==> flow/design.v <==
module project_euler_17(
  input clk,
  input reset,
  output reg [3:0] ones_digit,
  output reg [3:0] tens_digit,
  output reg [3:0] hundreds_digit,
  output reg [15:0] letter_count,
  output reg done
);
  integer next_ones_digit;
  integer next_tens_digit;
  integer next_hundreds_digit;
  integer letters;
  always @(posedge clk or posedge reset)
  begin
    if (reset) begin
      ones_digit <= 0;
      tens_digit <= 0;
      hundreds_digit <= 0;
      letter_count <= 0;
      done <= 0;
    end
    else if (!done) begin
      next_ones_digit = 0;
      next_tens_digit = 0;
      next_hundreds_digit = 0;
      letters = 0;
      next_tens_digit[3:0] = tens_digit;
      next_hundreds_digit[3:0] = hundreds_digit;
      if (ones_digit == 9) begin
        next_ones_digit = 0;
        if (tens_digit == 9) begin
          next_tens_digit = 0;
          if (hundreds_digit == 9) begin
            next_hundreds_digit = 0;
            letters += 11;  
            done <= 1;
          end
          else
            next_hundreds_digit[3:0] = hundreds_digit + 1;
        end
        else
          next_tens_digit[3:0] = tens_digit + 1;
      end
      else
        next_ones_digit[3:0] = ones_digit + 1;
      if (next_tens_digit != 1) begin
        case (next_ones_digit)
          1: letters += 3;  
          2: letters += 3;  
          3: letters += 5;  
          4: letters += 4;  
          5: letters += 4;  
          6: letters += 3;  
          7: letters += 5;  
          8: letters += 5;  
          9: letters += 4;  
        endcase
        case (next_tens_digit)
          2: letters += 6;  
          3: letters += 6;  
          4: letters += 5;  
          5: letters += 5;  
          6: letters += 5;  
          7: letters += 7;  
          8: letters += 6;  
          9: letters += 6;  
        endcase
      end
      else begin
        case (next_ones_digit)
          0: letters += 3;  
          1: letters += 6;  
          2: letters += 6;  
          3: letters += 8;  
          4: letters += 8;  
          5: letters += 7;  
          6: letters += 7;  
          7: letters += 9;  
          8: letters += 8;  
          9: letters += 8;  
        endcase
      end
      case (next_hundreds_digit)
        1: letters += 10;  
        2: letters += 10;  
        3: letters += 12;  
        4: letters += 11;  
        5: letters += 11;  
        6: letters += 10;  
        7: letters += 12;  
        8: letters += 12;  
        9: letters += 11;  
      endcase
      if (next_hundreds_digit > 0 && ((next_ones_digit > 0) || (next_tens_digit > 0)))
        letters += 3;  
      ones_digit <= next_ones_digit[3:0];
      tens_digit <= next_tens_digit[3:0];
      hundreds_digit <= next_hundreds_digit[3:0];
      letter_count <= letter_count + letters[15:0];
    end
  end
endmodule
# ---- Reports on project_euler_17
# Tool output for the design above, in the order of the flow.
# Lines are those of the file above, counted from 1.
# Cell names lack the library's common part.
# A cell with -- has no value.
dict set report inputs {
  top {project_euler_17}
  clock {clk}
  cell_library {sky130hd}
  lib_corner {tt_025C_1v80}
}

# ---- Word-level counts
# Yosys after proc, flatten, opt, wreduce and memory -nomap, before mapping. Memory bits, and registers merged into a memory's read port (data or address), are not among the register bits. Print and check cells are not counted. Equal cells are merged and count once.
dict set report classes {
  addsub 18
  mul 0
  div_mod_pow 0
  cmp 3
  n_eq 30
  shift 0
  mux 29
  logic 0
  reduce_and_logical 14
}
# operator n
set op_table {}
lappend op_table {{== test 32 x 3 -> 1 bit with constant B} 12}
lappend op_table {{== test 32 x 2 -> 1 bit with constant B} 6}
lappend op_table {{== test 32 x 4 -> 1 bit with constant B} 6}
lappend op_table {{parallel mux 16 bit (select 3 bit)} 3}
lappend op_table {{two-way mux 16 bit} 8}
lappend op_table {{adder 16 x 4 -> 16 bit with constant B} 7}
lappend op_table {{> comparator 32 x 1 -> 1 bit with constant B} 3}
lappend op_table {{adder 16 x 5 -> 16 bit with constant B} 5}
lappend op_table {{parallel mux 16 bit (select 5 bit)} 1}
lappend op_table {{== test 32 x 1 -> 1 bit with constant B} 2}
lappend op_table {{two-way mux 32 bit} 2}
lappend op_table {{two-way mux 4 bit} 10}
lappend op_table {{adder 16 x 3 -> 16 bit with constant B} 2}
lappend op_table {{!= test 32 x 2 -> 1 bit with constant B} 1}
lappend op_table {{zero test 32 bit} 1}
lappend op_table {{two-way mux 28 bit} 1}
lappend op_table {{OR reduction 3 bit} 7}
lappend op_table {{adder 16 bit} 1}
lappend op_table {{adder 4 x 1 -> 4 bit with constant B} 3}
lappend op_table {{== test 4 bit with constant B} 3}
lappend op_table {{OR reduction 4 bit} 2}
lappend op_table {{OR reduction 2 bit} 2}
lappend op_table {{two-way mux 1 bit} 4}
lappend op_table {{logical AND 1 bit} 1}
lappend op_table {{logical OR 1 bit} 1}
dict set report bits {
  regBits 29
  latchBits 0
  ram_bits 0
  mem_bits_ro 0
  clocked_rd_ports_x_width 0
  mem_count 0
  inputBits 2
  out_inout_bits 29
  elab_cells 99
}

# ---- Depth
# Depth = most cells in a row (Yosys ltp): at word level without a register or memory, in the mapped netlist without a sequential cell, where the memories' decode and read muxes count.
dict set report depth {
  ltp_word 20
  abc_area 1
  ltp_mapped 39
  ltp_nobuf 38
}

# ---- After synthesis
# The flow's flattened synthesis, as Yosys stat reports it; memories are mapped. The netlist is that of the ABC_AREA named above (0 if unset); the other value can give another one.
# The area totals of this step are shown rounded.
# cell_type n area_total_um2
set types {}
lappend types {dfrtp_1 29 725.696}
lappend types {nand2_1 122 457.939}
lappend types {ha_1 17 212.704}
lappend types {inv_1 49 183.926}
lappend types {nand3_1 30 150.144}
lappend types {nor2_1 39 146.39}
lappend types {o21ai_0 23 115.11}
lappend types {nand4_1 12 75.072}
lappend types {xor2_1 7 61.309}
lappend types {a21oi_1 12 60.058}
lappend types {nand2_2 9 56.304}
lappend types {nor2_4 5 56.304}
lappend types {nand3_2 5 50.048}
lappend types {xnor2_1 5 43.792}
lappend types {fa_1 2 40.038}
lappend types {inv_2 9 33.782}
lappend types {nor2_2 5 31.28}
lappend types {nand2_4 2 22.522}
# Not listed: further types 16, cells in them 24.
dict set report synth_totals {
  cell_count 406
  area_mm2 0.00268
  seq_area_mm2 0.000726
  ff_cells 29
  buf_cells 7
}

# ---- Timing after synthesis
# Path of least setup slack by OpenSTA after synthesis, without wires, with an ideal clock, recovery checks aside; 20% of the period is set as input and as output delay. Where synthesis merged equal registers, the netlist keeps one of their names.
dict set report synth_path {
  path_type {reg2reg}
  from {register ones_digit[2]}
  to {register letter_count[14]}
  period_ns 10.0
  setup_time_ns 0.079
  t_first_pin_ns 0.000
  arrival_ns 4.789
  required_time_ns 9.921
  slack_ns 5.132
  path_delay_ns 4.868
  path_stages 35
  path_buffers 0
  synth_period_reached_ns 4.868
}
# "path_delay_ns" = arrival - input delay + setup time.
# "path_stages": output pins that drive a net of the path, with the launching flip-flop's if there is one; two outputs of one cell count as two.
# "synth_period_reached_ns" = period - worst setup slack (recovery checks aside). The figure is calculated, with input and output delays left at 20% of the set period.
# The rows between start and end are the longest chain of elaborated cells between them; the timing report does not say that the signal goes this way. Where chains are equally long, one stands for them.
# Each line given opens the expression or statement behind the cell; cells for indexed reads and writes are added by Yosys, which also makes memories of some case tables.
dict set report synth_via {
  path_cell_list {dfrtp_1 -> inv_2 -> nand2_1 -> nor2_4 -> nand3_1 -> nand2_1 -> inv_1 -> nor3_1 -> fa_1 -> a21oi_1 -> nand3_1 -> nand2_1 -> ha_1 -> a21oi_1 -> inv_1 -> nand3_2 -> inv_2 -> ha_1 -> nor2_1 -> nand3_1 -> nand2_1 -> inv_1 -> ha_1 -> nand2_1 -> nand2_1 -> a21oi_1 -> nor2_1 -> nor2_1 -> o21bai_1 -> nand2_1 -> nand2_1 -> a21oi_1 -> nor3b_1 -> nor3b_1 -> xor2_1}
  elab_chain_len 19
  cone_cells 80
  classes_between {16 x add/sub; 3 x compare; 28 x eq/ne; 19 x mux; 14 x reduce/logical}
}
# element line
set synth_lines {}
lappend synth_lines {{from (decl)} 4} ;# output reg [3:0] ones_digit,
lappend synth_lines {{from (assign)} 17} ;# ones_digit <= 0;
lappend synth_lines {{from (assign)} 97} ;# ones_digit <= next_ones_digit[3:0];
lappend synth_lines {{adder 4 x 1 -> 4 bit} 46} ;# next_ones_digit[3:0] = ones_digit + 1;
lappend synth_lines {{two-way mux 4 bit} 30} ;# if (ones_digit == 9) begin
lappend synth_lines {{two-way mux 4 bit} 23} ;# else if (!done) begin
lappend synth_lines {{== test 32 x 4 -> 1 bit} 48} ;# case (next_ones_digit)
lappend synth_lines {{OR reduction 3 bit} --}
lappend synth_lines {{parallel mux 16 bit (select 3 bit)} 48}
lappend synth_lines {{two-way mux 16 bit} 47} ;# if (next_tens_digit != 1) begin
lappend synth_lines {{[... 5 more ...]} --}
lappend synth_lines {{adder 16 x 5 -> 16 bit} 93} ;# 9: letters += 11;
lappend synth_lines {{parallel mux 16 bit (select 3 bit)} 84} ;# case (next_hundreds_digit)
lappend synth_lines {{two-way mux 16 bit} 23}
lappend synth_lines {{adder 16 x 3 -> 16 bit} 96} ;# letters += 3;
lappend synth_lines {{two-way mux 16 bit} 95} ;# if (next_hundreds_digit > 0 && ((next_ones_digit > 0) || (next_tens_digit > 0)))
lappend synth_lines {{two-way mux 16 bit} 23}
lappend synth_lines {{adder 16 bit} 100} ;# letter_count <= letter_count + letters[15:0];
lappend synth_lines {{to (assign)} 20} ;# letter_count <= 0;
lappend synth_lines {{to (assign)} 100}
lappend synth_lines {{to (decl)} 7} ;# output reg [15:0] letter_count,

# ---- Path in the finished layout
# From the final timing report of stored run 1: the path of least setup slack in the routed layout; clock arrival at registers is part of the times.
dict set report layout_path {
  path_type {reg2reg}
  from {register ones_digit[0]}
  to {register letter_count[14]}
  period_ns 9.58
  setup_time_ns 0.07
  t_first_pin_ns 0.28
  arrival_ns 5.66
  required_time_ns 9.78
  slack_ns 4.13
  path_stages 34
  path_buffers 0
}
# The rows between start and end are the longest chain of elaborated cells between them; the timing report does not say that the signal goes this way. Where chains are equally long, one stands for them.
dict set report layout_via {
  path_cell_list {dfrtp_1 -> inv_2 -> nor2_1 -> nand2_2 -> nor2_2 -> o21ai_2 -> nor3_1 -> fa_1 -> a21oi_1 -> nand3_1 -> nand2_1 -> ha_1 -> a21oi_1 -> inv_1 -> nand3_2 -> inv_2 -> ha_1 -> nor2_1 -> nand3_1 -> nand2_1 -> inv_1 -> ha_1 -> nand2_1 -> nand2_1 -> a21oi_1 -> nor2_1 -> nor2_1 -> o21bai_1 -> nand2_1 -> nand2_1 -> a21oi_1 -> nor3b_1 -> nor3b_1 -> xor2_1}
  elab_chain_len 19
  cone_cells 80
  classes_between {16 x add/sub; 3 x compare; 28 x eq/ne; 19 x mux; 14 x reduce/logical}
}
# element line
set layout_lines {}
lappend layout_lines {{from (decl)} 4} ;# output reg [3:0] ones_digit,
lappend layout_lines {{from (assign)} 17} ;# ones_digit <= 0;
lappend layout_lines {{from (assign)} 97} ;# ones_digit <= next_ones_digit[3:0];
lappend layout_lines {{adder 4 x 1 -> 4 bit} 46} ;# next_ones_digit[3:0] = ones_digit + 1;
lappend layout_lines {{two-way mux 4 bit} 30} ;# if (ones_digit == 9) begin
lappend layout_lines {{two-way mux 4 bit} 23} ;# else if (!done) begin
lappend layout_lines {{== test 32 x 4 -> 1 bit} 48} ;# case (next_ones_digit)
lappend layout_lines {{OR reduction 3 bit} --}
lappend layout_lines {{parallel mux 16 bit (select 3 bit)} 48}
lappend layout_lines {{two-way mux 16 bit} 47} ;# if (next_tens_digit != 1) begin
lappend layout_lines {{[... 5 more ...]} --}
lappend layout_lines {{adder 16 x 5 -> 16 bit} 93} ;# 9: letters += 11;
lappend layout_lines {{parallel mux 16 bit (select 3 bit)} 84} ;# case (next_hundreds_digit)
lappend layout_lines {{two-way mux 16 bit} 23}
lappend layout_lines {{adder 16 x 3 -> 16 bit} 96} ;# letters += 3;
lappend layout_lines {{two-way mux 16 bit} 95} ;# if (next_hundreds_digit > 0 && ((next_ones_digit > 0) || (next_tens_digit > 0)))
lappend layout_lines {{two-way mux 16 bit} 23}
lappend layout_lines {{adder 16 bit} 100} ;# letter_count <= letter_count + letters[15:0];
lappend layout_lines {{to (assign)} 20} ;# letter_count <= 0;
lappend layout_lines {{to (assign)} 100}
lappend layout_lines {{to (decl)} 7} ;# output reg [15:0] letter_count,

; Design project_euler_17 on sky130hd. What follows are 5 stored runs of the flow, each under its own settings; their order means nothing. The constraints put input and output delay at 20% of the set period each and load the outputs with 0.01 pF.
; "worstPathTime_ns": the worst setup path's part of the clock period (all of it between registers, 20% less for each end at a port) less its slack. A launch clock that arrives late makes it longer, a capture clock that arrives late makes it shorter.
; "power_mw" is the tool's figure for a default switching activity; nothing was simulated.
; Measured values are rounded.

[stored run 1: settings]
ABC_AREA = 1
CAP_MARGIN = 0
CELL_PAD_IN_SITES_DETAIL_PLACEMENT = 0
CORE_ASPECT_RATIO = 1.03
CORE_UTILIZATION = 48
CTS_CLUSTER_DIAMETER = 256
CTS_CLUSTER_SIZE = 36
GPL_ROUTABILITY_DRIVEN = 1
MAX_ROUTING_LAYER = met5
PLACE_DENSITY_LB_ADDON = 0.05
SETUP_SLACK_MARGIN = 1.73
SLEW_MARGIN = 0
period_ns = 9.58
CORE_MARGIN = 2
[stored run 1: results]
synthesis_area_mm2 = 0.00268
worstPathTime_ns = 5.45
worst_setup_path_type = reg2reg
util_frac = 0.584
die_mm2 = 0.0062
fin_ws_ns = 4.13
power_mw = 0.347

[stored run 2: settings]
CAP_MARGIN = 15
CELL_PAD_IN_SITES_DETAIL_PLACEMENT = 2
CORE_ASPECT_RATIO = 0.5
CORE_MARGIN = 10
CORE_UTILIZATION = 49
GPL_ROUTABILITY_DRIVEN = 0
MIN_ROUTING_LAYER = met1
PLACE_DENSITY = 0.37
period_ns = 4.8
SLEW_MARGIN = 20
[stored run 2: results]
outcome = unfinished; error DPL-0033 in placement

[stored run 3: settings]
CELL_PAD_IN_SITES_DETAIL_PLACEMENT = 1
CORE_ASPECT_RATIO = 1.03
CORE_UTILIZATION = 48
CTS_CLUSTER_DIAMETER = 256
CTS_CLUSTER_SIZE = 36
GPL_ROUTABILITY_DRIVEN = 1
MAX_ROUTING_LAYER = met5
PLACE_DENSITY_LB_ADDON = 0.05
SETUP_SLACK_MARGIN = 1.73
SLEW_MARGIN = 0
period_ns = 9.58
CAP_MARGIN = 20
CORE_MARGIN = 2
[stored run 3: results]
synthesis_area_mm2 = 0.00291
worstPathTime_ns = 6.98
worst_setup_path_type = reg2reg
util_frac = 0.571
die_mm2 = 0.0067
fin_ws_ns = 2.60
power_mw = 0.402

[stored run 4: settings]
ABC_AREA = 0
HOLD_SLACK_MARGIN = 0.11
MAX_ROUTING_LAYER = met4
TNS_END_PERCENT = 45
period_ns = 10.0
CAP_MARGIN = 20
CORE_MARGIN = 2
CORE_UTILIZATION = 40
SLEW_MARGIN = 20
[stored run 4: results]
synthesis_area_mm2 = 0.00291
worstPathTime_ns = 6.87
worst_setup_path_type = reg2reg
util_frac = 0.465
die_mm2 = 0.00797
fin_ws_ns = 3.13
power_mw = 0.346

[stored run 5: settings]
ABC_AREA = 1
CAP_MARGIN = 10
CELL_PAD_IN_SITES_DETAIL_PLACEMENT = 2
CORE_ASPECT_RATIO = 1.83
CORE_UTILIZATION = 70
CTS_CLUSTER_SIZE = 95
GPL_ROUTABILITY_DRIVEN = 1
HOLD_SLACK_MARGIN = 0.11
MAX_ROUTING_LAYER = met4
MIN_ROUTING_LAYER = met1
PLACE_DENSITY_LB_ADDON = 0.09
SETUP_SLACK_MARGIN = 2.12
TNS_END_PERCENT = 10
period_ns = 11.3
CORE_MARGIN = 2
SLEW_MARGIN = 20
[stored run 5: results]
outcome = unfinished; error DPL-0033 in placement
